==> flow/design.v <==
module milestone1 (
	input logic CLOCK_50_I,                    
	input logic resetn,
	input  logic            M1_en,
	output  logic            M1_end,
	output logic   [17:0]   SRAM_address,
	input  logic   [15:0]   SRAM_read_data,
	output logic   [15:0]   SRAM_write_data,
	output logic            SRAM_we_n
);
typedef enum logic [6:0] {
  S_DELAY1,
	S_IDLE,
	IN_S_0,
	IN_S_1,
	IN_S_2,
	IN_S_3,
	IN_S_4,
	IN_S_5,
	IN_S_6,
	IN_S_7,
	IN_S_8,
	IN_S_9,
	IN_S_10,
	IN_S_11,
	IN_S_12,
	IN_S_13,
	IN_S_14,
	IN_S_15,
	IN_S_16,
	IN_S_17,
	IN_S_18,
	IN_S_19,
	IN_S_20,
	IN_S_21,
	CC_S0_0,
	CC_S0_1,
	CC_S0_2,
	CC_S0_3,
	CC_S0_4,
	CC_S0_5,
	CC_S1_0,
	CC_S1_1,
	CC_S1_2,
	CC_S1_3,
	CC_S1_4,
	CC_S1_5,
	EN_S_0,
	EN_S_1,
	EN_S_2,
	EN_S_3,
	EN_S_4,
	EN_S_5,
	EN_S_6,
	EN_S_7,
	EN_S_8,
	EN_S_9,
	EN_S_10,
	EN_S_11,
	EN_S_12,
	EN_S_13,
	EN_S_14,
	EN_S_15,
	EN_S_16,
	EN_S_17,
	EN_S_18,
	EN_S_19,
	EN_S_20,
	EN_S_21,
	EN_S_22,
	EN_S_23,
	EN_S_24,
	EN_S_25,
	EN_S_26,
	EN_S_27
} M1_state;
M1_state state;
parameter Yaddress = 18'd0,
Uaddress = 18'd38400,
Vaddress = 18'd57600,
RGBaddress = 18'd146944;
logic [17:0] data_counter;
logic [17:0] Y_counter;
logic [17:0] RGB_counter;
logic [17:0] U_counter; 
logic [9:0] Vert_count;
logic [9:0] Hori_count;
logic [15:0] Y;
logic [7:0] U [5:0];
logic [7:0] V [5:0];
logic [7:0] Ytest;
logic [7:0] Utest;
logic [7:0] Vtest;
logic [15:0] UPrime;
logic [15:0] VPrime;
logic [32:0] U_Even;
logic [32:0] U_Odd;
logic [32:0] V_Even;
logic [32:0] V_Odd;
logic [15:0] STORY;
logic [15:0] STORU;
logic [15:0] STORV;
logic [31:0] ans1;
logic [31:0] ans2;
logic [15:0] R;
logic [15:0] G;
logic [15:0] B;
logic [31:0] R0;
logic [31:0] G0;
logic [31:0] B0;
logic [31:0] R1;
logic [31:0] G1;
logic [31:0] B1;
logic [31:0] Mult_op_1, Mult_op_2, Mult_op_3, Mult_op_4, Mult_op_5, Mult_op_6, Mult_op_7, Mult_op_8;
logic [31:0] Mult_result1, Mult_result2, Mult_result3, Mult_result4;
logic [63:0] Mult_result_long1, Mult_result_long2, Mult_result_long3, Mult_result_long4;
assign Mult_result_long1 = Mult_op_1 * Mult_op_2;
assign Mult_result1 = Mult_result_long1[31:0];
assign Mult_result_long2 = Mult_op_3 * Mult_op_4;
assign Mult_result2 = Mult_result_long2[31:0];
assign Mult_result_long3 = Mult_op_5 * Mult_op_6;
assign Mult_result3 = Mult_result_long3[31:0];
assign Mult_result_long4 = Mult_op_7 * Mult_op_8;
assign Mult_result4 = Mult_result_long4[31:0];
always_comb begin
  			Mult_op_1 = 32'd0;
			Mult_op_2 = 32'd0;
			Mult_op_3 = 32'd0;
			Mult_op_4 = 32'd0;
			Mult_op_5 = 32'd0;
			Mult_op_6 = 32'd0;
			Mult_op_7 = 32'd0;
			Mult_op_8 = 32'd0;
	case(state)
		IN_S_5: begin
			Mult_op_1 = {24'd0,U[0]};
			Mult_op_2 = 32'd21;
			Mult_op_3 = {24'd0,V[0]};
			Mult_op_4 = 32'd21;
		end
		IN_S_6: begin
			Mult_op_1 = {24'd0,U[0]};
			Mult_op_2 = 32'd52;
			Mult_op_3 = {24'd0,V[0]};
			Mult_op_4 = 32'd52;
		end
		IN_S_7: begin
			Mult_op_1 = {24'd0,U[0]};
			Mult_op_2 = 32'd159;
			Mult_op_3 = {24'd0,V[0]};
			Mult_op_4 = 32'd159;
		end
		IN_S_8: begin
			Mult_op_1 = {24'd0,U[1]};
			Mult_op_2 = 32'd159;
			Mult_op_3 = {24'd0,V[1]};
			Mult_op_4 = 32'd159;
		end
		IN_S_9: begin
			Mult_op_1 = {24'd0,U[2]};
			Mult_op_2 = 32'd52;
			Mult_op_3 = {24'd0,V[2]};
			Mult_op_4 = 32'd52;
		end
		IN_S_10: begin
			Mult_op_1 = {24'd0,U[3]};
			Mult_op_2 = 32'd21;
			Mult_op_3 = {24'd0,V[3]};
			Mult_op_4 = 32'd21;
			Mult_op_5 = {24'd0,Y[15:8]}-32'd16;
			Mult_op_6 = 32'd76284;
			Mult_op_7 = {24'd0,Y[7:0]}-32'd16;
			Mult_op_8 = 32'd76284;
		end
		IN_S_11: begin
			Mult_op_1 = {24'd0,U[0]};
			Mult_op_2 = 32'd21;
			Mult_op_3 = {24'd0,V[0]};
			Mult_op_4 = 32'd21;
			Mult_op_5 = {24'd0,VPrime[15:8]}-32'd128;
			Mult_op_6 = 32'd104595;
			Mult_op_7 = {24'd0,VPrime[7:0]}-32'd128;
			Mult_op_8 = 32'd104595;
		end
		IN_S_12: begin
			Mult_op_1 = {24'd0,U[0]};
			Mult_op_2 = 32'd52;
			Mult_op_3 = {24'd0,V[0]};
			Mult_op_4 = 32'd52;
			Mult_op_5 = {24'd0,UPrime[15:8]}-32'd128;
			Mult_op_6 = 32'd25624;
			Mult_op_7 = {24'd0,UPrime[7:0]}-32'd128;
			Mult_op_8 = 32'd25624;
		end
		IN_S_13: begin
			Mult_op_1 = {24'd0,U[1]};
			Mult_op_2 = 32'd159;
			Mult_op_3 = {24'd0,V[1]};
			Mult_op_4 = 32'd159;
			Mult_op_5 = {24'd0,VPrime[15:8]}-32'd128;
			Mult_op_6 = 32'd53281;
			Mult_op_7 = {24'd0,VPrime[7:0]}-32'd128;
			Mult_op_8 = 32'd53281;
		end
		IN_S_14: begin
			Mult_op_1 = {24'd0,U[2]};
			Mult_op_2 = 32'd159;
			Mult_op_3 = {24'd0,V[2]};
			Mult_op_4 = 32'd159;
			Mult_op_5 = {24'd0,UPrime[15:8]}-32'd128;
			Mult_op_6 = 32'd132251;
			Mult_op_7 = {24'd0,UPrime[7:0]}-32'd128;
			Mult_op_8 = 32'd132251;;
		end
		IN_S_15: begin
			Mult_op_1 = {24'd0,U[3]};
			Mult_op_2 = 32'd52;
			Mult_op_3 = {24'd0,V[3]};
			Mult_op_4 = 32'd52;
		end
		IN_S_16: begin
			Mult_op_1 = {24'd0,U[4]};
			Mult_op_2 = 32'd21;
			Mult_op_3 = {24'd0,V[4]};
			Mult_op_4 = 32'd21;
			Mult_op_5 = {24'd0,Y[15:8]}-32'd16;
			Mult_op_6 = 32'd76284;
			Mult_op_7 = {24'd0,Y[7:0]}-32'd16;
			Mult_op_8 = 32'd76284;
		end
		IN_S_17: begin
			Mult_op_1 = {24'd0,U[0]};
			Mult_op_2 = 32'd21;
			Mult_op_3 = {24'd0,V[0]};
			Mult_op_4 = 32'd21;
			Mult_op_5 = {24'd0,VPrime[15:8]}-32'd128;
			Mult_op_6 = 32'd104595;
			Mult_op_7 = {24'd0,VPrime[7:0]}-32'd128;
			Mult_op_8 = 32'd104595;
		end
		IN_S_18: begin
			Mult_op_1 = {24'd0,U[1]};
			Mult_op_2 = 32'd52;
			Mult_op_3 = {24'd0,V[1]};
			Mult_op_4 = 32'd52;
			Mult_op_5 = {24'd0,UPrime[15:8]}-32'd128;
			Mult_op_6 = 32'd25624;
			Mult_op_7 = {24'd0,UPrime[7:0]}-32'd128;
			Mult_op_8 = 32'd25624;
		end
		IN_S_19: begin
			Mult_op_1 = {24'd0,U[2]};
			Mult_op_2 = 32'd159;
			Mult_op_3 = {24'd0,V[2]};
			Mult_op_4 = 32'd159;
			Mult_op_5 = {24'd0,VPrime[15:8]}-32'd128;
			Mult_op_6 = 32'd53281;
			Mult_op_7 = {24'd0,VPrime[7:0]}-32'd128;
			Mult_op_8 = 32'd53281;
		end
		IN_S_20: begin
			Mult_op_1 = {24'd0,U[3]};
			Mult_op_2 = 32'd159;
			Mult_op_3 = {24'd0,V[3]};
			Mult_op_4 = 32'd159;
			Mult_op_5 = {24'd0,UPrime[15:8]}-32'd128;
			Mult_op_6 = 32'd132251;
			Mult_op_7 = {24'd0,UPrime[7:0]}-32'd128;
			Mult_op_8 = 32'd132251;
		end
		IN_S_21: begin
			Mult_op_1 = {24'd0,U[4]};
			Mult_op_2 = 32'd52;
			Mult_op_3 = {24'd0,V[4]};
			Mult_op_4 = 32'd52;
		end
		CC_S0_0: begin
			Mult_op_1 = {24'd0,U[5]};
			Mult_op_2 = 32'd21;
			Mult_op_3 = {24'd0,V[5]};
			Mult_op_4 = 32'd21;
			Mult_op_5 = {24'd0,Y[15:8]}-32'd16;
			Mult_op_6 = 32'd76284;
			Mult_op_7 = {24'd0,Y[7:0]}-32'd16;
			Mult_op_8 = 32'd76284;
		end
		CC_S0_1: begin
			Mult_op_1 = {24'd0,U[0]};
			Mult_op_2 = 32'd21;
			Mult_op_3 = {24'd0,V[0]};
			Mult_op_4 = 32'd21;
			Mult_op_5 = {24'd0,VPrime[15:8]}-32'd128;
			Mult_op_6 = 32'd104595;
			Mult_op_7 = {24'd0,VPrime[7:0]}-32'd128;
			Mult_op_8 = 32'd104595;
		end
		CC_S0_2: begin
			Mult_op_1 = {24'd0,U[1]};
			Mult_op_2 = 32'd52;
			Mult_op_3 = {24'd0,V[1]};
			Mult_op_4 = 32'd52;
			Mult_op_5 = {24'd0,UPrime[15:8]}-32'd128;
			Mult_op_6 = 32'd25624;
			Mult_op_7 = {24'd0,UPrime[7:0]}-32'd128;
			Mult_op_8 = 32'd25624;
		end
		CC_S0_3: begin
			Mult_op_1 = {24'd0,U[2]};
			Mult_op_2 = 32'd159;
			Mult_op_3 = {24'd0,V[2]};
			Mult_op_4 = 32'd159;
			Mult_op_5 = {24'd0,VPrime[15:8]}-32'd128;
			Mult_op_6 = 32'd53281;
			Mult_op_7 = {24'd0,VPrime[7:0]}-32'd128;
			Mult_op_8 = 32'd53281;	
		end
		CC_S0_4: begin
			Mult_op_1 = {24'd0,U[3]};
			Mult_op_2 = 32'd159;
			Mult_op_3 = {24'd0,V[3]};
			Mult_op_4 = 32'd159;
			Mult_op_5 = {24'd0,UPrime[15:8]}-32'd128;
			Mult_op_6 = 32'd132251;
			Mult_op_7 = {24'd0,UPrime[7:0]}-32'd128;
			Mult_op_8 = 32'd132251;
		end
		CC_S0_5: begin
			Mult_op_1 = {24'd0,U[4]};
			Mult_op_2 = 32'd52;
			Mult_op_3 = {24'd0,V[4]};
			Mult_op_4 = 32'd52;
		end
		CC_S1_0: begin
			Mult_op_1 = {24'd0,U[5]};
			Mult_op_2 = 32'd21;
			Mult_op_3 = {24'd0,V[5]};
			Mult_op_4 = 32'd21;
			Mult_op_5 = {24'd0,Y[15:8]}-32'd16;
			Mult_op_6 = 32'd76284;
			Mult_op_7 = {24'd0,Y[7:0]}-32'd16;
			Mult_op_8 = 32'd76284;
		end
		CC_S1_1: begin
			Mult_op_1 = {24'd0,U[0]};
			Mult_op_2 = 32'd21;
			Mult_op_3 = {24'd0,V[0]};
			Mult_op_4 = 32'd21;
			Mult_op_5 = {24'd0,VPrime[15:8]}-32'd128;
			Mult_op_6 = 32'd104595;
			Mult_op_7 = {24'd0,VPrime[7:0]}-32'd128;
			Mult_op_8 = 32'd104595;
		end
		CC_S1_2: begin
			Mult_op_1 = {24'd0,U[1]};
			Mult_op_2 = 32'd52;
			Mult_op_3 = {24'd0,V[1]};
			Mult_op_4 = 32'd52;
			Mult_op_5 = {24'd0,UPrime[15:8]}-32'd128;
			Mult_op_6 = 32'd25624;
			Mult_op_7 = {24'd0,UPrime[7:0]}-32'd128;
			Mult_op_8 = 32'd25624;
		end
		CC_S1_3: begin
			Mult_op_1 = {24'd0,U[2]};
			Mult_op_2 = 32'd159;
			Mult_op_3 = {24'd0,V[2]};
			Mult_op_4 = 32'd159;
			Mult_op_5 = {24'd0,VPrime[15:8]}-32'd128;
			Mult_op_6 = 32'd53281;
			Mult_op_7 = {24'd0,VPrime[7:0]}-32'd128;
			Mult_op_8 = 32'd53281;
		end
		CC_S1_4: begin
			Mult_op_1 = {24'd0,U[3]};
			Mult_op_2 = 32'd159;
			Mult_op_3 = {24'd0,V[3]};
			Mult_op_4 = 32'd159;
			Mult_op_5 = {24'd0,UPrime[15:8]}-32'd128;
			Mult_op_6 = 32'd132251;
			Mult_op_7 = {24'd0,UPrime[7:0]}-32'd128;
			Mult_op_8 = 32'd132251;
		end
		CC_S1_5: begin
			Mult_op_1 = {24'd0,U[4]};
			Mult_op_2 = 32'd52;
			Mult_op_3 = {24'd0,V[4]};
			Mult_op_4 = 32'd52;
		end
		EN_S_0: begin
			Mult_op_1 = {24'd0,U[5]};
			Mult_op_2 = 32'd21;
			Mult_op_3 = {24'd0,V[5]};
			Mult_op_4 = 32'd21;
			Mult_op_5 = {24'd0,Y[15:8]}-32'd16;
			Mult_op_6 = 32'd76284;
			Mult_op_7 = {24'd0,Y[7:0]}-32'd16;
			Mult_op_8 = 32'd76284;
		end
		EN_S_1: begin
			Mult_op_1 = {24'd0,U[1]};
			Mult_op_2 = 32'd21;
			Mult_op_3 = {24'd0,V[1]};
			Mult_op_4 = 32'd21;
			Mult_op_5 = {24'd0,VPrime[15:8]}-32'd128;
			Mult_op_6 = 32'd104595;
			Mult_op_7 = {24'd0,VPrime[7:0]}-32'd128;
			Mult_op_8 = 32'd104595;
		end
		EN_S_2: begin
			Mult_op_1 = {24'd0,U[2]};
			Mult_op_2 = 32'd52;
			Mult_op_3 = {24'd0,V[2]};
			Mult_op_4 = 32'd52;
			Mult_op_5 = {24'd0,UPrime[15:8]}-32'd128;
			Mult_op_6 = 32'd25624;
			Mult_op_7 = {24'd0,UPrime[7:0]}-32'd128;
			Mult_op_8 = 32'd25624;
		end
		EN_S_3: begin
			Mult_op_1 = {24'd0,U[3]};
			Mult_op_2 = 32'd159;
			Mult_op_3 = {24'd0,V[3]};
			Mult_op_4 = 32'd159;
			Mult_op_5 = {24'd0,VPrime[15:8]}-32'd128;
			Mult_op_6 = 32'd53281;
			Mult_op_7 = {24'd0,VPrime[7:0]}-32'd128;
			Mult_op_8 = 32'd53281;	
		end
		EN_S_4: begin
			Mult_op_1 = {24'd0,U[4]};
			Mult_op_2 = 32'd159;
			Mult_op_3 = {24'd0,V[4]};
			Mult_op_4 = 32'd159;
			Mult_op_5 = {24'd0,UPrime[15:8]}-32'd128;
			Mult_op_6 = 32'd132251;
			Mult_op_7 = {24'd0,UPrime[7:0]}-32'd128;
			Mult_op_8 = 32'd132251;
		end
		EN_S_5: begin
			Mult_op_1 = {24'd0,U[5]};
			Mult_op_2 = 32'd52;
			Mult_op_3 = {24'd0,V[5]};
			Mult_op_4 = 32'd52;
		end
		EN_S_6: begin
			Mult_op_1 = {24'd0,U[5]};
			Mult_op_2 = 32'd21;
			Mult_op_3 = {24'd0,V[5]};
			Mult_op_4 = 32'd21;
			Mult_op_5 = {24'd0,Y[15:8]}-32'd16;
			Mult_op_6 = 32'd76284;
			Mult_op_7 = {24'd0,Y[7:0]}-32'd16;
			Mult_op_8 = 32'd76284;
		end
		EN_S_7: begin
			Mult_op_1 = {24'd0,U[2]};
			Mult_op_2 = 32'd21;
			Mult_op_3 = {24'd0,V[2]};
			Mult_op_4 = 32'd21;
			Mult_op_5 = {24'd0,VPrime[15:8]}-32'd128;
			Mult_op_6 = 32'd104595;
			Mult_op_7 = {24'd0,VPrime[7:0]}-32'd128;
			Mult_op_8 = 32'd104595;
		end
		EN_S_8: begin
			Mult_op_1 = {24'd0,U[3]};
			Mult_op_2 = 32'd52;
			Mult_op_3 = {24'd0,V[3]};
			Mult_op_4 = 32'd52;
			Mult_op_5 = {24'd0,UPrime[15:8]}-32'd128;
			Mult_op_6 = 32'd25624;
			Mult_op_7 = {24'd0,UPrime[7:0]}-32'd128;
			Mult_op_8 = 32'd25624;
		end
		EN_S_9: begin
			Mult_op_1 = {24'd0,U[4]};
			Mult_op_2 = 32'd159;
			Mult_op_3 = {24'd0,V[4]};
			Mult_op_4 = 32'd159;
			Mult_op_5 = {24'd0,VPrime[15:8]}-32'd128;
			Mult_op_6 = 32'd53281;
			Mult_op_7 = {24'd0,VPrime[7:0]}-32'd128;
			Mult_op_8 = 32'd53281;
		end
		EN_S_10: begin
			Mult_op_1 = {24'd0,U[5]};
			Mult_op_2 = 32'd159;
			Mult_op_3 = {24'd0,V[5]};
			Mult_op_4 = 32'd159;
			Mult_op_5 = {24'd0,UPrime[15:8]}-32'd128;
			Mult_op_6 = 32'd132251;
			Mult_op_7 = {24'd0,UPrime[7:0]}-32'd128;
			Mult_op_8 = 32'd132251;
		end
		EN_S_11: begin
			Mult_op_1 = {24'd0,U[5]};
			Mult_op_2 = 32'd52;
			Mult_op_3 = {24'd0,V[5]};
			Mult_op_4 = 32'd52;
		end
		EN_S_12: begin
			Mult_op_1 = {24'd0,U[5]};
			Mult_op_2 = 32'd21;
			Mult_op_3 = {24'd0,V[5]};
			Mult_op_4 = 32'd21;
			Mult_op_5 = {24'd0,Y[15:8]}-32'd16;
			Mult_op_6 = 32'd76284;
			Mult_op_7 = {24'd0,Y[7:0]}-32'd16;
			Mult_op_8 = 32'd76284;
		end
		EN_S_13: begin
			Mult_op_1 = {24'd0,U[3]};
			Mult_op_2 = 32'd21;
			Mult_op_3 = {24'd0,V[3]};
			Mult_op_4 = 32'd21;
			Mult_op_5 = {24'd0,VPrime[15:8]}-32'd128;
			Mult_op_6 = 32'd104595;
			Mult_op_7 = {24'd0,VPrime[7:0]}-32'd128;
			Mult_op_8 = 32'd104595;
		end
		EN_S_14: begin
			Mult_op_1 = {24'd0,U[4]};
			Mult_op_2 = 32'd52;
			Mult_op_3 = {24'd0,V[4]};
			Mult_op_4 = 32'd52;
			Mult_op_5 = {24'd0,UPrime[15:8]}-32'd128;
			Mult_op_6 = 32'd25624;
			Mult_op_7 = {24'd0,UPrime[7:0]}-32'd128;
			Mult_op_8 = 32'd25624;
		end
		EN_S_15: begin
			Mult_op_1 = {24'd0,U[5]};
			Mult_op_2 = 32'd159;
			Mult_op_3 = {24'd0,V[5]};
			Mult_op_4 = 32'd159;
			Mult_op_5 = {24'd0,VPrime[15:8]}-32'd128;
			Mult_op_6 = 32'd53281;
			Mult_op_7 = {24'd0,VPrime[7:0]}-32'd128;
			Mult_op_8 = 32'd53281;	
			end
		EN_S_16: begin
			Mult_op_1 = {24'd0,U[5]};
			Mult_op_2 = 32'd159;
			Mult_op_3 = {24'd0,V[5]};
			Mult_op_4 = 32'd159;
			Mult_op_5 = {24'd0,UPrime[15:8]}-32'd128;
			Mult_op_6 = 32'd132251;
			Mult_op_7 = {24'd0,UPrime[7:0]}-32'd128;
			Mult_op_8 = 32'd132251;
		end
		EN_S_17: begin
			Mult_op_1 = {24'd0,U[5]};
			Mult_op_2 = 32'd52;
			Mult_op_3 = {24'd0,V[5]};
			Mult_op_4 = 32'd52;
		end
		EN_S_18: begin
			Mult_op_1 = {24'd0,U[5]};
			Mult_op_2 = 32'd21;
			Mult_op_3 = {24'd0,V[5]};
			Mult_op_4 = 32'd21;
			Mult_op_5 = {24'd0,Y[15:8]}-32'd16;
			Mult_op_6 = 32'd76284;
			Mult_op_7 = {24'd0,Y[7:0]}-32'd16;
			Mult_op_8 = 32'd76284;
		end
		EN_S_19: begin
			Mult_op_5 = {24'd0,VPrime[15:8]}-32'd128;
			Mult_op_6 = 32'd104595;
			Mult_op_7 = {24'd0,VPrime[7:0]}-32'd128;
			Mult_op_8 = 32'd104595;
		end
		EN_S_20: begin
			Mult_op_5 = {24'd0,UPrime[15:8]}-32'd128;
			Mult_op_6 = 32'd25624;
			Mult_op_7 = {24'd0,UPrime[7:0]}-32'd128;
			Mult_op_8 = 32'd25624;
		end
		EN_S_21: begin
			Mult_op_5 = {24'd0,VPrime[15:8]}-32'd128;
			Mult_op_6 = 32'd53281;
			Mult_op_7 = {24'd0,VPrime[7:0]}-32'd128;
			Mult_op_8 = 32'd53281;
		end
		EN_S_22: begin
			Mult_op_5 = {24'd0,UPrime[15:8]}-32'd128;
			Mult_op_6 = 32'd132251;
			Mult_op_7 = {24'd0,UPrime[7:0]}-32'd128;
			Mult_op_8 = 32'd132251;
		end
		endcase
	end
	always_ff @ (posedge CLOCK_50_I or negedge resetn) begin
		if (resetn == 1'b0) begin	
			state <= S_IDLE;
			SRAM_we_n <= 1'b1;
			SRAM_write_data <= 16'd0;
			SRAM_address <= 18'd0;
			data_counter <= 18'd0;
			Y_counter <= 18'd0;
			RGB_counter <= 18'd0;
			Vert_count <= 10'd0;
			Hori_count <= 10'd0;
			M1_end <= 1'b0;
			Y <= 16'd0;
			UPrime <= 16'd0; 
			VPrime <= 16'd0;
			STORU <= 16'd0;
			STORV <= 16'd0;
			R <= 16'd0;
			G <= 16'd0;
			B <= 16'd0;
			R0 <= 32'd0;
			G0 <= 32'd0;
			B0 <= 32'd0;
			R1 <= 32'd0;
			G1 <= 32'd0;
			B1 <= 32'd0;
			{U[5], U[4], U[3], U[2], U[1], U[0]} <= 48'd0;
			{V[5], V[4], V[3], V[2], V[1], V[0]} <= 48'd0;
			ans1 <= 32'd0;
			ans2 <= 32'd0;
			end else begin
			case (state)
				S_IDLE: begin		
					if (Hori_count == 10'd319) begin
						Vert_count <= Vert_count + 10'd1;
						Hori_count <= 10'd0;
						data_counter <= data_counter - 18'd1;
					end
					if (Vert_count == 10'd239 && Hori_count == 10'd319) begin
						M1_end <= 1'b1;
					end
					if (M1_en == 1'b1 && M1_end!=1'b1 && !(Vert_count == 10'd239 && Hori_count == 10'd319))
					state <= IN_S_0;	
				end
				S_DELAY1: begin
				  state <= IN_S_0;	
				end
				IN_S_0: begin
				  SRAM_address <= Uaddress + data_counter;
					SRAM_we_n <= 1'b1;
					state <= IN_S_1;
				end
				IN_S_1: begin
				  SRAM_address <= Vaddress + data_counter;
					data_counter <= data_counter +18'd1;
					SRAM_we_n <= 1'b1;
					state <= IN_S_2;
				end
				IN_S_2: begin
				  SRAM_address <= Uaddress + data_counter;
					SRAM_we_n <= 1'b1;
					state <= IN_S_3;
				end
				IN_S_3: begin
				  SRAM_address <= Vaddress + data_counter;
				  data_counter <= data_counter +18'd1;
					SRAM_we_n <= 1'b1;
					U[0] <= SRAM_read_data[15:8];
					U[1] <= SRAM_read_data[7:0];
					state <= IN_S_4;
				end
				IN_S_4: begin
				  SRAM_address <= Yaddress + Y_counter;
					Y_counter <= Y_counter + 18'd1;
					SRAM_we_n <= 1'b1;
					V[0] <= SRAM_read_data[15:8];
					V[1] <= SRAM_read_data[7:0];
					state <= IN_S_5;
				end
				IN_S_5: begin
				  SRAM_address <= Uaddress + data_counter;
					SRAM_we_n <= 1'b1;
					ans1 <= $signed(Mult_result1);
					ans2 <= $signed(Mult_result2);
					U[2] <= SRAM_read_data[15:8];
					U[3] <= SRAM_read_data[7:0];
					state <= IN_S_6;
				end
				IN_S_6: begin
					SRAM_address <= Vaddress + data_counter;
					data_counter <= data_counter +18'd1;
					SRAM_we_n <= 1'b1;
					ans1 <= $signed(ans1-Mult_result1);
					ans2 <= $signed(ans2-Mult_result2);
					V[2] <= SRAM_read_data[15:8];
					V[3] <= SRAM_read_data[7:0];
					state <= IN_S_7;
				end
				IN_S_7: begin
					SRAM_we_n <= 1'b1;
					Y <= SRAM_read_data;
					Ytest <= SRAM_read_data[15:8];
					ans1 <= $signed(ans1+Mult_result1);
					ans2 <= $signed(ans2+Mult_result2);
					state <= IN_S_8;
				end
				IN_S_8: begin
					SRAM_we_n <= 1'b1;
					ans1 <= $signed(ans1+Mult_result1);
					ans2 <= $signed(ans2+Mult_result2);
					U[4] <= SRAM_read_data[15:8];
					U[5] <= SRAM_read_data[7:0];
					state <= IN_S_9;
				end
				IN_S_9: begin
					ans1 <= $signed(ans1-Mult_result1);
					ans2 <= $signed(ans2-Mult_result2);
					V[4] <= SRAM_read_data[15:8];
					V[5] <= SRAM_read_data[7:0];
					state <= IN_S_10;
				end
				IN_S_10: begin
					UPrime[15:8] <= U[0];
					UPrime[7:0] <= $signed(ans1+Mult_result1+8'd128) >>8;
					ans1 <= $signed(ans1+Mult_result1+8'd128) >> 8;
					Utest <= $signed(ans1+Mult_result1+8'd128) >> 8;
					VPrime[15:8] <= V[0];
					VPrime[7:0] <= $signed(ans2+Mult_result2+8'd128) >> 8;			
					ans2 <= $signed(ans2+Mult_result2+8'd128) >> 8;
					Vtest <= $signed(ans2+Mult_result2+8'd128) >> 8;
					R0 <= $signed(Mult_result3);
					G0 <= $signed(Mult_result3);
					B0 <= $signed(Mult_result3);
					R1 <= $signed(Mult_result4);
					G1 <= $signed(Mult_result4);
					B1 <= $signed(Mult_result4);
					state <= IN_S_11;
				end
				IN_S_11: begin
					ans1 <= $signed(Mult_result1);
					ans2 <= $signed(Mult_result2);
					R0 <= $signed(R0 + Mult_result3);
					R1 <= $signed(R1 + Mult_result4);
					state <= IN_S_12;
				end
				IN_S_12: begin
				  SRAM_address <= Yaddress + Y_counter;
					Y_counter <= Y_counter + 18'd1;
					SRAM_we_n <= 1'b1;
					ans1 <= $signed(ans1-Mult_result1);
					ans2 <= $signed(ans2-Mult_result2);
					G0 <= $signed(G0 - Mult_result3);
					G1 <= $signed(G1 - Mult_result4);
					state <= IN_S_13;
				end
				IN_S_13: begin
					SRAM_address <= Yaddress + Y_counter;
					Y_counter <= Y_counter + 18'd1;
					SRAM_we_n <= 1'b1;
					ans1 <= $signed(ans1+Mult_result1);
					ans2 <= $signed(ans2+Mult_result2);
					G0 <= $signed(G0 - Mult_result3);
					G1 <= $signed(G1 - Mult_result4);
					state <= IN_S_14;
				end
				IN_S_14: begin
				  SRAM_address <= Uaddress + data_counter;
					SRAM_we_n <= 1'b1;
					Hori_count <= Hori_count + 10'd1;
					ans1 <= $signed(ans1+Mult_result1);
					ans2 <= $signed(ans2+Mult_result2);
					B0 <= $signed(B0 + Mult_result3);
					B1 <= $signed(B1 + Mult_result4);
					state <= IN_S_15;
				end
				IN_S_15: begin
					SRAM_address <= Vaddress + data_counter;
					data_counter <= data_counter + 18'd1;
					SRAM_we_n <= 1'b1;
					Y <= SRAM_read_data;
					ans1 <= $signed(ans1-Mult_result1);
					ans2 <= $signed(ans2-Mult_result2);
					R[15:8] <= R0[31] ? 8'd0 : |R0[30:24] ? 8'd255 : R0[23:16];
					G[15:8] <= G0[31] ? 8'd0 : |G0[30:24] ? 8'd255 : G0[23:16];
					B[15:8] <= B0[31] ? 8'd0 : |B0[30:24] ? 8'd255 : B0[23:16];
					R[7:0] <= R1[31] ? 8'd0 : |R1[30:24] ? 8'd255 : R1[23:16];
					G[7:0] <= G1[31] ? 8'd0 : |G1[30:24] ? 8'd255 : G1[23:16];
					B[7:0] <= B1[31] ? 8'd0 : |B1[30:24] ? 8'd255 : B1[23:16];
					SRAM_we_n <= 1'b1;
					state <= IN_S_16;
				end
				IN_S_16: begin
					SRAM_address <= RGBaddress + RGB_counter;
					SRAM_write_data <= {R[15:8],G[15:8]};
					RGB_counter <= RGB_counter + 18'd1;
					STORY <= SRAM_read_data;
					UPrime[15:8] <= U[1];
					UPrime[7:0] <= $signed(ans1+Mult_result1+8'd128) >> 8;
					VPrime[15:8] <= V[1];
					VPrime[7:0] <= $signed(ans2+Mult_result2+8'd128) >> 8;			
					R0 <= $signed(Mult_result3);
					G0 <= $signed(Mult_result3);
					B0 <= $signed(Mult_result3);
					R1 <= $signed(Mult_result4);
					G1 <= $signed(Mult_result4);
					B1 <= $signed(Mult_result4);
					SRAM_we_n <= 1'b0;
					state <= IN_S_17;
				end
				IN_S_17: begin
					STORU <= SRAM_read_data;
					SRAM_address <= RGBaddress + RGB_counter;
					SRAM_write_data <= {B[15:8],R[7:0]};
					RGB_counter <= RGB_counter + 18'd1;
					ans1 <= $signed(Mult_result1);
					ans2 <= $signed(Mult_result2);
					R0 <= $signed(R0 + Mult_result3);
					R1 <= $signed(R1 + Mult_result4);
					SRAM_we_n <= 1'b0;
					state <= IN_S_18;
				end
				IN_S_18: begin
					STORV <= SRAM_read_data;
					SRAM_address <= RGBaddress + RGB_counter;
					SRAM_write_data <= {G[7:0],B[7:0]};
					RGB_counter <= RGB_counter + 18'd1;
					ans1 <= $signed(ans1-Mult_result1);
					ans2 <= $signed(ans2-Mult_result2);
					G0 <= $signed(G0 - Mult_result3);
					G1 <= $signed(G1 - Mult_result4);
					SRAM_we_n <= 1'b0;
					state <= IN_S_19;
				end
				IN_S_19: begin
					SRAM_address <= Yaddress + Y_counter;
					Y_counter <= Y_counter + 18'd1;
					SRAM_we_n <= 1'b1;
					Y <= STORY;
					ans1 <= $signed(ans1+Mult_result1);
					ans2 <= $signed(ans2+Mult_result2);
					G0 <= $signed(G0 - Mult_result3);
					G1 <= $signed(G1 - Mult_result4);
					state <= IN_S_20;
				end
				IN_S_20: begin
					SRAM_we_n <= 1'b1;
					ans1 <= $signed(ans1+Mult_result1);
					ans2 <= $signed(ans2+Mult_result2);
					B0 <= $signed(B0 + Mult_result3);
					B1 <= $signed(B1 + Mult_result4);
					state <= IN_S_21;
				end
				IN_S_21: begin
					SRAM_we_n <= 1'b1;
					Hori_count <= Hori_count + 10'd2;
					ans1 <= $signed(ans1-Mult_result1);
					ans2 <= $signed(ans2-Mult_result2);
					R[15:8] <= R0[31] ? 8'd0 : |R0[30:24] ? 8'd255 : R0[23:16];
					G[15:8] <= G0[31] ? 8'd0 : |G0[30:24] ? 8'd255 : G0[23:16];
					B[15:8] <= B0[31] ? 8'd0 : |B0[30:24] ? 8'd255 : B0[23:16];
					R[7:0] <= R1[31] ? 8'd0 : |R1[30:24] ? 8'd255 : R1[23:16];
					G[7:0] <= G1[31] ? 8'd0 : |G1[30:24] ? 8'd255 : G1[23:16];
					B[7:0] <= B1[31] ? 8'd0 : |B1[30:24] ? 8'd255 : B1[23:16];
					Hori_count <= Hori_count + 10'd2;
					state <= CC_S0_0;
					U_counter <= 18'd5;
				end
				CC_S0_0: begin	
					SRAM_address <= RGBaddress + RGB_counter;
					SRAM_write_data <= {R[15:8],G[15:8]};
					RGB_counter <= RGB_counter + 18'd1;
					STORY <= SRAM_read_data;
					UPrime[15:8] <= U[2];
					UPrime[7:0] <= $signed(ans1+Mult_result1+8'd128) >> 8;
					VPrime[15:8] <= V[2];
					VPrime[7:0] <= $signed(ans2+Mult_result2+8'd128) >> 8;			
					R0 <= Mult_result3;
					G0 <= Mult_result3;
					B0 <= Mult_result3;
					R1 <= Mult_result4;
					G1 <= Mult_result4;
					B1 <= Mult_result4;
					U[0] <= U[1];
					U[1] <= U[2];
					U[2] <= U[3];
					U[3] <= U[4];
					U[4] <= U[5];	
					U[5] <= STORU[15:8];
					V[0] <= V[1];
					V[1] <= V[2];
					V[2] <= V[3];
					V[3] <= V[4];
					V[4] <= V[5];	
					V[5] <= STORV[15:8];
					SRAM_we_n <= 1'b0;
					state <= CC_S0_1;	
				end
				CC_S0_1: begin
					Hori_count <= Hori_count + 10'd2;
					SRAM_address <= RGBaddress + RGB_counter;
					SRAM_write_data <= {B[15:8],R[7:0]};
					RGB_counter <= RGB_counter + 18'd1;
					ans1 <= $signed(Mult_result1);
					ans2 <= $signed(Mult_result2);
					R0 <= $signed(R0 + Mult_result3);
					R1 <= $signed(R1 + Mult_result4);
					SRAM_we_n <= 1'b0;
					state <= CC_S0_2;	
				end
				CC_S0_2: begin
					SRAM_address <= RGBaddress + RGB_counter;
					SRAM_write_data <= {G[7:0],B[7:0]};
					RGB_counter <= RGB_counter + 18'd1;
					ans1 <= $signed(ans1-Mult_result1);
					ans2 <= $signed(ans2-Mult_result2);
					G0 <= $signed(G0 - Mult_result3);
					G1 <= $signed(G1 - Mult_result4);
					SRAM_we_n <= 1'b0;
					state <= CC_S0_3;	
				end
				CC_S0_3: begin
					SRAM_address <= Yaddress + Y_counter;
					Y_counter <= Y_counter + 18'd1;
					Y <= STORY;
					SRAM_we_n <= 1'b1;
					ans1 <= $signed(ans1+Mult_result1);
					ans2 <= $signed(ans2+Mult_result2);
					G0 <= $signed(G0 - Mult_result3);
					G1 <= $signed(G1 - Mult_result4);
					state <= CC_S0_4;	
				end
				CC_S0_4: begin
					SRAM_address <= Uaddress + data_counter;
					SRAM_we_n <= 1'b1;
					ans1 <= $signed(ans1+Mult_result1);
					ans2 <= $signed(ans2+Mult_result2);
					B0 <= $signed(B0 + Mult_result3);
					B1 <= $signed(B1 + Mult_result4);
					state <= CC_S0_5;	
				end
				CC_S0_5: begin
					SRAM_address <= Vaddress + data_counter;
					data_counter <= data_counter + 18'd1;
					U_counter <= U_counter + 18'd1;
					SRAM_we_n <= 1'b1;
					ans1 <= $signed(ans1-Mult_result1);
					ans2 <= $signed(ans2-Mult_result2);
					R[15:8] <= R0[31] ? 8'd0 : |R0[30:24] ? 8'd255 : R0[23:16];
					G[15:8] <= G0[31] ? 8'd0 : |G0[30:24] ? 8'd255 : G0[23:16];
					B[15:8] <= B0[31] ? 8'd0 : |B0[30:24] ? 8'd255 : B0[23:16];
					R[7:0] <= R1[31] ? 8'd0 : |R1[30:24] ? 8'd255 : R1[23:16];
					G[7:0] <= G1[31] ? 8'd0 : |G1[30:24] ? 8'd255 : G1[23:16];
					B[7:0] <= B1[31] ? 8'd0 : |B1[30:24] ? 8'd255 : B1[23:16];
					state <= CC_S1_0;	
				end
				CC_S1_0: begin	
					Hori_count <= Hori_count + 10'd2;
					SRAM_address <= RGBaddress + RGB_counter;
					SRAM_write_data <= {R[15:8],G[15:8]};
					RGB_counter <= RGB_counter + 18'd1;
					STORY <= SRAM_read_data;
					UPrime[15:8] <= U[2];
					UPrime[7:0] <= $signed(ans1+Mult_result1+8'd128) >> 8;
					VPrime[15:8] <= V[2];
					VPrime[7:0] <= $signed(ans2+Mult_result2+8'd128) >> 8;			
					R0 <= $signed(Mult_result3);
					G0 <= $signed(Mult_result3);
					B0 <= $signed(Mult_result3);
					R1 <= $signed(Mult_result4);
					G1 <= $signed(Mult_result4);
					B1 <= $signed(Mult_result4);
					U[0] <= U[1];
					U[1] <= U[2];
					U[2] <= U[3];
					U[3] <= U[4];
					U[4] <= U[5];	
					U[5] <= STORU[7:0];
					V[0] <= V[1];
					V[1] <= V[2];
					V[2] <= V[3];
					V[3] <= V[4];
					V[4] <= V[5];	
					V[5] <= STORV[7:0];
					SRAM_we_n <= 1'b0;
					state <= CC_S1_1;	
				end
				CC_S1_1: begin
					STORU <= SRAM_read_data;
					SRAM_address <= RGBaddress + RGB_counter;
					SRAM_write_data <= {B[15:8],R[7:0]};
					RGB_counter <= RGB_counter + 18'd1;
					ans1 <= $signed(Mult_result1);
					ans2 <= $signed(Mult_result2);
					R0 <= $signed(R0 + Mult_result3);
					R1 <= $signed(R1 + Mult_result4);
					SRAM_we_n <= 1'b0;
					state <= CC_S1_2;	
				end
				CC_S1_2: begin
					STORV <= SRAM_read_data;
					SRAM_address <= RGBaddress + RGB_counter;
					SRAM_write_data <= {G[7:0],B[7:0]};
					RGB_counter <= RGB_counter + 18'd1;
					ans1 <= $signed(ans1-Mult_result1);
					ans2 <= $signed(ans2-Mult_result2);
					G0 <= $signed(G0 - Mult_result3);
					G1 <= $signed(G1 - Mult_result4);
					SRAM_we_n <= 1'b0;
					state <= CC_S1_3;	
				end
				CC_S1_3: begin
					SRAM_address <= Yaddress + Y_counter;
					Y_counter <= Y_counter + 18'd1;
					Y <= STORY;
					SRAM_we_n <= 1'b1;
					ans1 <= $signed(ans1+Mult_result1);
					ans2 <= $signed(ans2+Mult_result2);
					G0 <= $signed(G0 - Mult_result3);
					G1 <= $signed(G1 - Mult_result4);
					state <= CC_S1_4;	
				end
				CC_S1_4: begin
					SRAM_we_n <= 1'b1;
					ans1 <= $signed(ans1+Mult_result1);
					ans2 <= $signed(ans2+Mult_result2);
					B0 <= $signed(B0 + Mult_result3);
					B1 <= $signed(B1 + Mult_result4);
					state <= CC_S1_5;	
				end
				CC_S1_5: begin
					ans1 <= $signed(ans1-Mult_result1);
					ans2 <= $signed(ans2-Mult_result2);
					R[15:8] <= R0[31] ? 8'd0 : |R0[30:24] ? 8'd255 : R0[23:16];
					G[15:8] <= G0[31] ? 8'd0 : |G0[30:24] ? 8'd255 : G0[23:16];
					B[15:8] <= B0[31] ? 8'd0 : |B0[30:24] ? 8'd255 : B0[23:16];
					R[7:0] <= R1[31] ? 8'd0 : |R1[30:24] ? 8'd255 : R1[23:16];
					G[7:0] <= G1[31] ? 8'd0 : |G1[30:24] ? 8'd255 : G1[23:16];
					B[7:0] <= B1[31] ? 8'd0 : |B1[30:24] ? 8'd255 : B1[23:16];
					SRAM_we_n <= 1'b1;
					if (Hori_count == 10'd311) 
					   state <= EN_S_0;
					else 
					   state <= CC_S0_0;	
				end
				EN_S_0: begin	
					SRAM_address <= RGBaddress + RGB_counter;
					SRAM_write_data <= {R[15:8],G[15:8]};
					RGB_counter <= RGB_counter + 18'd1;
					STORY <= SRAM_read_data;
					UPrime[15:8] <= U[2];
					UPrime[7:0] <= $signed(ans1+Mult_result1+8'd128) >> 8;
					VPrime[15:8] <= V[2];
					VPrime[7:0] <= $signed(ans2+Mult_result2+8'd128) >> 8;			
					R0 <= $signed(Mult_result3);
					G0 <= $signed(Mult_result3);
					B0 <= $signed(Mult_result3);
					R1 <= $signed(Mult_result4);
					G1 <= $signed(Mult_result4);
					B1 <= $signed(Mult_result4);
					SRAM_we_n <= 1'b0;
					state <= EN_S_1;	
				end
				EN_S_1: begin
					SRAM_address <= RGBaddress + RGB_counter;
					SRAM_write_data <= {B[15:8],R[7:0]};
					RGB_counter <= RGB_counter + 18'd1;
					ans1 <= $signed(Mult_result1);
					ans2 <= $signed(Mult_result2);
					R0 <= $signed(R0 + Mult_result3);
					R1 <= $signed(R1 + Mult_result4);
					SRAM_we_n <= 1'b0;
					state <= EN_S_2;	
				end
				EN_S_2: begin
					SRAM_address <= RGBaddress + RGB_counter;
					SRAM_write_data <= {G[7:0],B[7:0]};
					RGB_counter <= RGB_counter + 18'd1;
					ans1 <= $signed(ans1-Mult_result1);
					ans2 <= $signed(ans2-Mult_result2);
					G0 <= $signed(G0 - Mult_result3);
					G1 <= $signed(G1 - Mult_result4);
					SRAM_we_n <= 1'b0;
					state <= EN_S_3;	
				end
				EN_S_3: begin
					SRAM_address <= Yaddress + Y_counter;
					Y_counter <= Y_counter + 18'd1;
					SRAM_we_n <= 1'b1;
					Y <= STORY;
					ans1 <= $signed(ans1+Mult_result1);
					ans2 <= $signed(ans2+Mult_result2);
					G0 <= $signed(G0 - Mult_result3);
					G1 <= $signed(G1 - Mult_result4);
					state <= EN_S_4;	
				end
				EN_S_4: begin
					SRAM_we_n <= 1'b1;
					ans1 <= $signed(ans1+Mult_result1);
					ans2 <= $signed(ans2+Mult_result2);
					B0 <= $signed(B0 + Mult_result3);
					B1 <= $signed(B1 + Mult_result4);
					state <= EN_S_5;	
				end
				EN_S_5: begin
					Hori_count <= Hori_count + 10'd2;
					SRAM_we_n <= 1'b1;
					ans1 <= $signed(ans1-Mult_result1);
					ans2 <= $signed(ans2-Mult_result2);
					R[15:8] <= R0[31] ? 8'd0 : |R0[30:24] ? 8'd255 : R0[23:16];
					G[15:8] <= G0[31] ? 8'd0 : |G0[30:24] ? 8'd255 : G0[23:16];
					B[15:8] <= B0[31] ? 8'd0 : |B0[30:24] ? 8'd255 : B0[23:16];
					R[7:0] <= R1[31] ? 8'd0 : |R1[30:24] ? 8'd255 : R1[23:16];
					G[7:0] <= G1[31] ? 8'd0 : |G1[30:24] ? 8'd255 : G1[23:16];
					B[7:0] <= B1[31] ? 8'd0 : |B1[30:24] ? 8'd255 : B1[23:16];
					SRAM_we_n <= 1'b1;
					state <= EN_S_6;	
				end
				EN_S_6: begin
					SRAM_address <= RGBaddress + RGB_counter;
					SRAM_write_data <= {R[15:8],G[15:8]};
					RGB_counter <= RGB_counter + 18'd1;
					STORY <= SRAM_read_data;
					UPrime[15:8] <= U[3];
					UPrime[7:0] <= $signed(ans1+Mult_result1+8'd128) >> 8;
					VPrime[15:8] <= V[3];
					VPrime[7:0] <= $signed(ans2+Mult_result2+8'd128) >> 8;			
					R0 <= $signed(Mult_result3);
					G0 <= $signed(Mult_result3);
					B0 <= $signed(Mult_result3);
					R1 <= $signed(Mult_result4);
					G1 <= $signed(Mult_result4);
					B1 <= $signed(Mult_result4);
					SRAM_we_n <= 1'b0;
					state <= EN_S_7;
				end
				EN_S_7: begin
					SRAM_address <= RGBaddress + RGB_counter;
					SRAM_write_data <= {B[15:8],R[7:0]};
					RGB_counter <= RGB_counter + 18'd1;
					ans1 <= $signed(Mult_result1);
					ans2 <= $signed(Mult_result2);
					R0 <= $signed(R0 + Mult_result3);
					R1 <= $signed(R1 + Mult_result4);
					SRAM_we_n <= 1'b0;	
					state <= EN_S_8;
				end
				EN_S_8: begin
					SRAM_address <= RGBaddress + RGB_counter;
					SRAM_write_data <= {G[7:0],B[7:0]};
					RGB_counter <= RGB_counter + 18'd1;
					ans1 <= $signed(ans1-Mult_result1);
					ans2 <= $signed(ans2-Mult_result2);
					G0 <= $signed(G0 - Mult_result3);
					G1 <= $signed(G1 - Mult_result4);
					SRAM_we_n <= 1'b0;	
					state <= EN_S_9;
				end
				EN_S_9: begin
					SRAM_address <= Yaddress + Y_counter;
					Y_counter <= Y_counter + 18'd1;
					SRAM_we_n <= 1'b1;
					Y <= STORY;
					ans1 <= $signed(ans1+Mult_result1);
					ans2 <= $signed(ans2+Mult_result2);
					G0 <= $signed(G0 - Mult_result3);
					G1 <= $signed(G1 - Mult_result4);
					state <= EN_S_10;
				end
				EN_S_10: begin
					SRAM_we_n <= 1'b1;
					ans1 <= $signed(ans1+Mult_result1);
					ans2 <= $signed(ans2+Mult_result2);
					B0 <= $signed(B0 + Mult_result3);
					B1 <= $signed(B1 + Mult_result4);
					state <= EN_S_11;
				end
				EN_S_11: begin
					SRAM_we_n <= 1'b1;
					Hori_count <= Hori_count + 10'd2;
					ans1 <= $signed(ans1-Mult_result1);
					ans2 <= $signed(ans2-Mult_result2);
					R[15:8] <= R0[31] ? 8'd0 : |R0[30:24] ? 8'd255 : R0[23:16];
					G[15:8] <= G0[31] ? 8'd0 : |G0[30:24] ? 8'd255 : G0[23:16];
					B[15:8] <= B0[31] ? 8'd0 : |B0[30:24] ? 8'd255 : B0[23:16];
					R[7:0] <= R1[31] ? 8'd0 : |R1[30:24] ? 8'd255 : R1[23:16];
					G[7:0] <= G1[31] ? 8'd0 : |G1[30:24] ? 8'd255 : G1[23:16];
					B[7:0] <= B1[31] ? 8'd0 : |B1[30:24] ? 8'd255 : B1[23:16];
					state <= EN_S_12;
				end
				EN_S_12: begin
					SRAM_address <= RGBaddress + RGB_counter;
					SRAM_write_data <= {R[15:8],G[15:8]};
					RGB_counter <= RGB_counter + 18'd1;
					STORY <= SRAM_read_data;
					UPrime[15:8] <= U[4];
					UPrime[7:0] <= $signed(ans1+Mult_result1+8'd128) >> 8;
					VPrime[15:8] <= V[4];
					VPrime[7:0] <= $signed(ans2+Mult_result2+8'd128) >> 8;			
					R0 <= $signed(Mult_result3);
					G0 <= $signed(Mult_result3);
					B0 <= $signed(Mult_result3);
					R1 <= $signed(Mult_result4);
					G1 <= $signed(Mult_result4);
					B1 <= $signed(Mult_result4);
					SRAM_we_n <= 1'b0;
					state <= EN_S_13;
				end
				EN_S_13: begin
					SRAM_address <= RGBaddress + RGB_counter;
					SRAM_write_data <= {B[15:8],R[7:0]};
					RGB_counter <= RGB_counter + 18'd1;
					ans1 <= $signed(Mult_result1);
					ans2 <= $signed(Mult_result2);
					R0 <= $signed(R0 + Mult_result3);
					R1 <= $signed(R1 + Mult_result4);
					SRAM_we_n <= 1'b0;
					state <= EN_S_14;
				end
				EN_S_14: begin
					SRAM_address <= RGBaddress + RGB_counter;
					SRAM_write_data <= {G[7:0],B[7:0]};
					RGB_counter <= RGB_counter + 18'd1;
					ans1 <= $signed(ans1-Mult_result1);
					ans2 <= $signed(ans2-Mult_result2);
					G0 <= $signed(G0 - Mult_result3);
					G1 <= $signed(G1 - Mult_result4);
					SRAM_we_n <= 1'b0;
					state <= EN_S_15;
				end
				EN_S_15: begin
					SRAM_we_n <= 1'b1;
					Y <= STORY;
					ans1 <= $signed(ans1+Mult_result1);
					ans2 <= $signed(ans2+Mult_result2);
					G0 <= $signed(G0 - Mult_result3);
					G1 <= $signed(G1 - Mult_result4);
					state <= EN_S_16;
				end
				EN_S_16: begin
					SRAM_we_n <= 1'b1;
					ans1 <= $signed(ans1+Mult_result1);
					ans2 <= $signed(ans2+Mult_result2);
					B0 <= $signed(B0 + Mult_result3);
					B1 <= $signed(B1 + Mult_result4);
					state <= EN_S_17;
				end
				EN_S_17: begin
					SRAM_we_n <= 1'b1;
					ans1 <= $signed(ans1-Mult_result1);
					ans2 <= $signed(ans2-Mult_result2);
					R[15:8] <= R0[31] ? 8'd0 : |R0[30:24] ? 8'd255 : R0[23:16];
					G[15:8] <= G0[31] ? 8'd0 : |G0[30:24] ? 8'd255 : G0[23:16];
					B[15:8] <= B0[31] ? 8'd0 : |B0[30:24] ? 8'd255 : B0[23:16];
					R[7:0] <= R1[31] ? 8'd0 : |R1[30:24] ? 8'd255 : R1[23:16];
					G[7:0] <= G1[31] ? 8'd0 : |G1[30:24] ? 8'd255 : G1[23:16];
					B[7:0] <= B1[31] ? 8'd0 : |B1[30:24] ? 8'd255 : B1[23:16];
					SRAM_we_n <= 1'b1;
					state <= EN_S_18;
				end
				EN_S_18: begin
					SRAM_address <= RGBaddress + RGB_counter;
					SRAM_write_data <= {R[15:8],G[15:8]};
					RGB_counter <= RGB_counter + 18'd1;
					Hori_count <= Hori_count + 10'd2;
					UPrime[15:8] <= U[5];
					UPrime[7:0] <= $signed(ans1+Mult_result1+8'd128) >> 8;
					VPrime[15:8] <= V[5];
					VPrime[7:0] <= $signed(ans2+Mult_result2+8'd128) >> 8;			
					R0 <= $signed(Mult_result3);
					G0 <= $signed(Mult_result3);
					B0 <= $signed(Mult_result3);
					R1 <= $signed(Mult_result4);
					G1 <= $signed(Mult_result4);
					B1 <= $signed(Mult_result4);
					SRAM_we_n <= 1'b0;
					state <= EN_S_19;
				end
				EN_S_19: begin
					SRAM_address <= RGBaddress + RGB_counter;
					SRAM_write_data <= {B[15:8],R[7:0]};
					RGB_counter <= RGB_counter + 18'd1;
					R0 <= $signed(R0 + Mult_result3);
					R1 <= $signed(R1 + Mult_result4);
					SRAM_we_n <= 1'b0;
					state <= EN_S_20;
				end
				EN_S_20: begin
					SRAM_address <= RGBaddress + RGB_counter;
					SRAM_write_data <= {G[7:0],B[7:0]};
					RGB_counter <= RGB_counter + 18'd1;
					G0 <= $signed(G0 - Mult_result3);
					G1 <= $signed(G1 - Mult_result4);
					SRAM_we_n <= 1'b0;
					state <= EN_S_21;
				end
				EN_S_21: begin
					SRAM_we_n <= 1'b1;
					G0 <= $signed(G0 - Mult_result3);
					G1 <= $signed(G1 - Mult_result4);
					state <= EN_S_22;
				end
				EN_S_22: begin
					SRAM_we_n <= 1'b1;
					B0 <= $signed(B0 + Mult_result3);
					B1 <= $signed(B1 + Mult_result4);
					state <= EN_S_23;
				end
				EN_S_23: begin
					Hori_count <= Hori_count + 10'd2;
					SRAM_we_n <= 1'b1;
					R[15:8] <= R0[31] ? 8'd0 : |R0[30:24] ? 8'd255 : R0[23:16];
					G[15:8] <= G0[31] ? 8'd0 : |G0[30:24] ? 8'd255 : G0[23:16];
					B[15:8] <= B0[31] ? 8'd0 : |B0[30:24] ? 8'd255 : B0[23:16];
					R[7:0] <= R1[31] ? 8'd0 : |R1[30:24] ? 8'd255 : R1[23:16];
					G[7:0] <= G1[31] ? 8'd0 : |G1[30:24] ? 8'd255 : G1[23:16];
					B[7:0] <= B1[31] ? 8'd0 : |B1[30:24] ? 8'd255 : B1[23:16];
					SRAM_we_n <= 1'b1;
					state <= EN_S_24;
				end
				EN_S_24: begin
					SRAM_address <= RGBaddress + RGB_counter;
					SRAM_write_data <= {R[15:8],G[15:8]};
					RGB_counter <= RGB_counter + 18'd1;
					SRAM_we_n <= 1'b0;
					state <= EN_S_25;
				end
				EN_S_25: begin
					SRAM_address <= RGBaddress + RGB_counter;
					SRAM_write_data <= {B[15:8],R[7:0]};
					RGB_counter <= RGB_counter + 18'd1;
					SRAM_we_n <= 1'b0;
					state <= EN_S_26;
				end
				EN_S_26: begin
					SRAM_address <= RGBaddress + RGB_counter;
					SRAM_write_data <= {G[7:0],B[7:0]};
					RGB_counter <= RGB_counter + 18'd1;
					SRAM_we_n <= 1'b0;
					state <= EN_S_27;
				end
				EN_S_27: begin
				  SRAM_we_n <= 1'b1;
				  state <= S_IDLE;
				end
				default: state <= S_IDLE;
			endcase
		end
	end
	endmodule
Tool chain data of milestone1

The steps from the RTL of milestone1 to its reports follow in flow order.
Line numbers count from 1 in the design file above.
Operators carry their Yosys type and port widths (W data, S select, Z words).
Not given: --

Design top: milestone1
Clock: CLOCK_50_I
Library: sky130hd
Library corner: tt_025C_1v80

After elaboration

Source: Yosys, flattened and elaborated. Widths are those after wreduce. Registers that Yosys merges into a memory's read port (data or address) are not register bits. Print and check cells do not count.

$add $sub $neg: 28
$mul: 4
Eq/ne operators: 68
Muxes and demuxes: 57
Bitwise logic cells: 1
Reductions and logical operators: 71

Operator list:

| cell                     | number |
| $mul A32 B32 Y32         | 4 |
| $pmux W7 S63             | 1 |
| $pmux W32 S2             | 6 |
| $pmux W32 S4             | 2 |
| $eq A7 B6 Y1 const B     | 32 |
| $add A32 B32 Y32         | 6 |
| $pmux W32 S3             | 2 |
| $pmux W8 S6              | 4 |
| $pmux W8 S2              | 10 |
| $mux W8                  | 18 |
| $sub A32 B32 Y32         | 4 |
| $eq A7 B5 Y1 const B     | 16 |
| $reduce_or A8 Y1         | 13 |
| $reduce_or A16 Y1        | 6 |
| $pmux W18 S5             | 1 |
| $pmux W18 S4             | 1 |
| $pmux W8 S3              | 3 |
| $add A32 B8 Y32 const B  | 2 |
| $reduce_or A7 Y1         | 9 |
| $eq A7 B4 Y1 const B     | 8 |
| $add A18 B1 Y18 const B  | 3 |
| $pmux W16 S3             | 1 |
| $add A16 B18 Y18 const A | 2 |
| $sub A8 B8 Y9 const B    | 4 |
| $pmux W18 S2             | 1 |
| $reduce_or A35 Y1        | 1 |
| $pmux W16 S2             | 1 |
| $pmux W10 S3             | 1 |

Not listed: further kinds 32, cells in them 67.

Bits in registers: 613
Elaborated cells: 270

Logic depth

Yosys ltp: most cells in a row. Word level: on the elaborated netlist, between registers, memories and ports. Mapped: between sequential cells and ports; inverters and the memories' decode and read muxes count.

Word-level depth: 7
ABC_AREA: 1
Mapped depth: 60
Mapped depth without buffers: 58

Netlist

Source: synth_stat.txt of the flow (Yosys; design flattened, memories mapped). It holds for the ABC_AREA given above (unset counts as 0); a run with the other value may have another netlist.

Cells by type:

| cell type                 | number | total area (µm²) |
| sky130_fd_sc_hd__dfrtp_1  | 595    | 1.49E+04 |
| sky130_fd_sc_hd__fa_1     | 442    | 8.85E+03 |
| sky130_fd_sc_hd__nand2_1  | 2,132  | 8E+03 |
| sky130_fd_sc_hd__inv_1    | 1,805  | 6.78E+03 |
| sky130_fd_sc_hd__ha_1     | 526    | 6.58E+03 |
| sky130_fd_sc_hd__o21ai_0  | 619    | 3.1E+03 |
| sky130_fd_sc_hd__nor2_1   | 736    | 2,762.65 |
| sky130_fd_sc_hd__a21oi_1  | 502    | 2,512.41 |
| sky130_fd_sc_hd__nand3_1  | 408    | 2.04E+03 |
| sky130_fd_sc_hd__xor2_1   | 195    | 1.71E+03 |
| sky130_fd_sc_hd__o211ai_1 | 129    | 968.429 |
| sky130_fd_sc_hd__nand4_1  | 121    | 756.976 |
| sky130_fd_sc_hd__o22ai_1  | 109    | 681.904 |
| sky130_fd_sc_hd__a22oi_1  | 66     | 495.475 |
| sky130_fd_sc_hd__o221ai_1 | 56     | 490.47 |
| sky130_fd_sc_hd__xnor2_1  | 55     | 481.712 |
| sky130_fd_sc_hd__edfxtp_1 | 16     | 480.461 |
| sky130_fd_sc_hd__clkbuf_1 | 123    | 461.693 |

Not listed: further types 62, cells in them 712.

Cell count: 9,347
Synthesis area: 66,850.4 µm²
Mapped flip-flops: 612

Timing after synthesis

Source: OpenSTA report_checks on the synthesized netlist (no wires, ideal clock, input and output delay 20% of the period each), path of least setup slack; recovery checks are left aside. Register names are those of the netlist, which keeps one name where synthesis merged equal registers.

Path kind: register to register
Start point: register state
End point: register B1[29]
Clock period: 13.0 ns
Time at the first pin: 0.000 ns
Data arrival time: 8.604 ns
Data required time: 12.880 ns
Path slack: 4.276 ns
Delay of the path: 8.724 ns
Stages: 42
Path buffers: 0
Synthesis period reached: 8.724 ns

"delay of the path" = arrival - input delay + setup time.
"stages": output pins that drive a net of the path, with the launching flip-flop's if there is one; two outputs of one cell count as two.
"synthesis period reached" is the clock period less the worst setup slack; recovery checks do not enter. This is arithmetic on one report: input and output delays are still those of the set period (20% each).
Where an end lacks its bit number, it is one bit of the signal, or one of the new flip-flops if synthesis recoded a state register.
At most two assigning lines are given for a register; there are more.

Path through: sky130_fd_sc_hd__dfrtp_1 sky130_fd_sc_hd__nor2_2 sky130_fd_sc_hd__inv_2 sky130_fd_sc_hd__nor2_4 sky130_fd_sc_hd__nand2_1 sky130_fd_sc_hd__nand2_1 sky130_fd_sc_hd__nor2_2 sky130_fd_sc_hd__nand2_1 sky130_fd_sc_hd__nor2_4 sky130_fd_sc_hd__nor2_1 sky130_fd_sc_hd__nor2_1 sky130_fd_sc_hd__nand2_1 sky130_fd_sc_hd__nand2_1 sky130_fd_sc_hd__fa_1 sky130_fd_sc_hd__inv_1 sky130_fd_sc_hd__ha_1 sky130_fd_sc_hd__nor2_1 sky130_fd_sc_hd__inv_1 [6 not listed] sky130_fd_sc_hd__ha_1 sky130_fd_sc_hd__nand2_1 sky130_fd_sc_hd__nor2_1 sky130_fd_sc_hd__nand2_1 sky130_fd_sc_hd__nor2_1 sky130_fd_sc_hd__nand2_1 sky130_fd_sc_hd__nand3_1 sky130_fd_sc_hd__nand2_1 sky130_fd_sc_hd__nand2_1 sky130_fd_sc_hd__inv_1 sky130_fd_sc_hd__ha_1 sky130_fd_sc_hd__nand2_1 sky130_fd_sc_hd__nor2_1 sky130_fd_sc_hd__nand2_1 sky130_fd_sc_hd__inv_1 sky130_fd_sc_hd__a2111oi_0 sky130_fd_sc_hd__nand3_1 sky130_fd_sc_hd__a31o_2

Ends and longest elaborated chain, post-synthesis:

| what          | RTL line | text |
| from (decl)   | 77       | `M1_state state;` |
| from (assign) | 595      | `state <= S_IDLE;` |
| from (assign) | 635      | `state <= IN_S_0;` |
| to (assign)   | 728      | `B1 <= $signed(Mult_result4);` |
| to (assign)   | 765      | `B1 <= $signed(B1 + Mult_result4);` |
| to (decl)     | 113      | `logic [31:0] B1;` |

Chain of elaborated cells between the ends: none given.

Path in the finished layout

From the final timing report of run A: the path of least setup slack in the routed layout; clock arrival at registers is part of the times.

Path kind: register to register
Start point: register state
End point: register B1[29]
Clock period: 10.4 ns
Time at the first pin: 0.69 ns
Data arrival time: 10.54 ns
Data required time: 11.03 ns
Path slack: 0.50 ns
Stages: 43
Path buffers: 3

Where an end lacks its bit number, it is one bit of the signal, or one of the new flip-flops if synthesis recoded a state register.
At most two assigning lines are given for a register; there are more.

Path through: sky130_fd_sc_hd__dfrtp_1 sky130_fd_sc_hd__nor2_2 sky130_fd_sc_hd__buf_4 sky130_fd_sc_hd__inv_2 sky130_fd_sc_hd__nor2_1 sky130_fd_sc_hd__inv_2 sky130_fd_sc_hd__nand4_1 sky130_fd_sc_hd__nor2_4 sky130_fd_sc_hd__inv_2 sky130_fd_sc_hd__nor2_4 sky130_fd_sc_hd__buf_12 sky130_fd_sc_hd__nor2_2 sky130_fd_sc_hd__nor2_1 sky130_fd_sc_hd__nand2_1 sky130_fd_sc_hd__buf_4 sky130_fd_sc_hd__nand2_1 sky130_fd_sc_hd__inv_1 sky130_fd_sc_hd__fa_1 [7 not listed] sky130_fd_sc_hd__fa_1 sky130_fd_sc_hd__inv_1 sky130_fd_sc_hd__ha_1 sky130_fd_sc_hd__nand2_1 sky130_fd_sc_hd__nor2_1 sky130_fd_sc_hd__nand3_1 sky130_fd_sc_hd__nor2_1 sky130_fd_sc_hd__nand2_1 sky130_fd_sc_hd__nand4_1 sky130_fd_sc_hd__nand2_1 sky130_fd_sc_hd__ha_1 sky130_fd_sc_hd__nand2_1 sky130_fd_sc_hd__nor2_1 sky130_fd_sc_hd__nand2_1 sky130_fd_sc_hd__inv_1 sky130_fd_sc_hd__a2111oi_0 sky130_fd_sc_hd__nand3_1 sky130_fd_sc_hd__a31o_2

Ends and longest elaborated chain, after layout:

| what          | RTL line | text |
| from (decl)   | 77       | `M1_state state;` |
| from (assign) | 595      | `state <= S_IDLE;` |
| from (assign) | 635      | `state <= IN_S_0;` |
| to (assign)   | 728      | `B1 <= $signed(Mult_result4);` |
| to (assign)   | 765      | `B1 <= $signed(B1 + Mult_result4);` |
| to (decl)     | 113      | `logic [31:0] B1;` |

Chain of elaborated cells between the ends: none given.

Data sheet: physical implementation of milestone1

Measured results for milestone1: 5 stored runs of the Yosys and OpenROAD flow on sky130hd. The settings differ; the order carries no meaning. The constraints put input and output delay at 20% of the set period each and load the outputs with 0.01 pF.
"achieved period": clock period set for the run, less the worst setup slack. It is reckoned from that one timing run; input and output delays stay at 20% of the period that was set.
"worst setup path time" = time allowed to the worst setup path (clock period - input delay - output delay, where it has them) - its slack; a late launch clock adds to it, a late capture clock takes from it.
Settings: n/a = not set for that run.

| setting or result                     | run A                | run B                | run C                | run D                | run E                |
| ABC_AREA                              | 1                    | 1                    | n/a                  | 0                    | n/a                  |
| CAP_MARGIN                            | 35                   | 30                   | 0                    | 30                   | 20                   |
| CORE_ASPECT_RATIO                     | 1.32                 | 0.89                 | n/a                  | 0.79                 | n/a                  |
| CORE_UTILIZATION                      | 23                   | 38                   | 58                   | 38                   | 40                   |
| CTS_CLUSTER_DIAMETER                  | 340                  | n/a                  | 31                   | n/a                  | n/a                  |
| HOLD_SLACK_MARGIN                     | 0.16                 | 0.28                 | n/a                  | 0.28                 | n/a                  |
| PLACE_DENSITY_LB_ADDON                | 0.07                 | n/a                  | n/a                  | n/a                  | n/a                  |
| period_ns                             | 10.4                 | 13.0                 | 21.0                 | 13.0                 | 12.5                 |
| CORE_MARGIN                           | 2                    | 3                    | 4                    | 4                    | 2                    |
| SLEW_MARGIN                           | 20                   | 20                   | 5                    | 20                   | 20                   |
| GPL_ROUTABILITY_DRIVEN                | n/a                  | 0                    | 0                    | 0                    | n/a                  |
| GPL_TIMING_DRIVEN                     | n/a                  | 0                    | 1                    | 0                    | n/a                  |
| MAX_ROUTING_LAYER                     | n/a                  | met4                 | n/a                  | met4                 | n/a                  |
| TNS_END_PERCENT                       | n/a                  | 5                    | 75                   | 30                   | n/a                  |
| CTS_CLUSTER_SIZE                      | n/a                  | n/a                  | 59                   | n/a                  | n/a                  |
| MIN_ROUTING_LAYER                     | n/a                  | n/a                  | met1                 | n/a                  | n/a                  |
| PLACE_DENSITY                         | n/a                  | n/a                  | 0.57                 | n/a                  | n/a                  |
| SETUP_SLACK_MARGIN                    | n/a                  | n/a                  | 0.69                 | n/a                  | n/a                  |
| setup slack of the worst path (ns)    | 0.496                | 0.602                | 7.010                | 0.458                | 0.728                |
| worst-case hold slack (ns)            | 0.468                | 0.481                | 0.457                | 0.464                | 0.467                |
| setup TNS (ns)                        | 0.000                | 0.000                | 0.000                | 0.000                | 0.000                |
| standard-cell area after layout (µm²) | 76,634.7             | 73,606.8             | 70,532.6             | 69,504.2             | 68,649.6             |
| utilization (%)                       | 26.5                 | 42.3                 | 65.8                 | 42.4                 | 44.0                 |
| achieved period (ns)                  | 9.904                | 12.398               | 13.990               | 12.542               | 11.772               |
| synthesized cell area (µm²)           | 66,850.4             | 66,850.4             | 62,712.6             | 62,712.6             | 62,712.6             |
| area of the die (µm²)                 | 295,023.0            | 181,000.0            | 113,451.0            | 171,642.0            | 159,964.0            |
| worst setup path time (ns)            | 9.90                 | 12.40                | 13.99                | 12.54                | 11.77                |
| class of the worst setup path         | register to register | register to register | register to register | register to register | register to register |
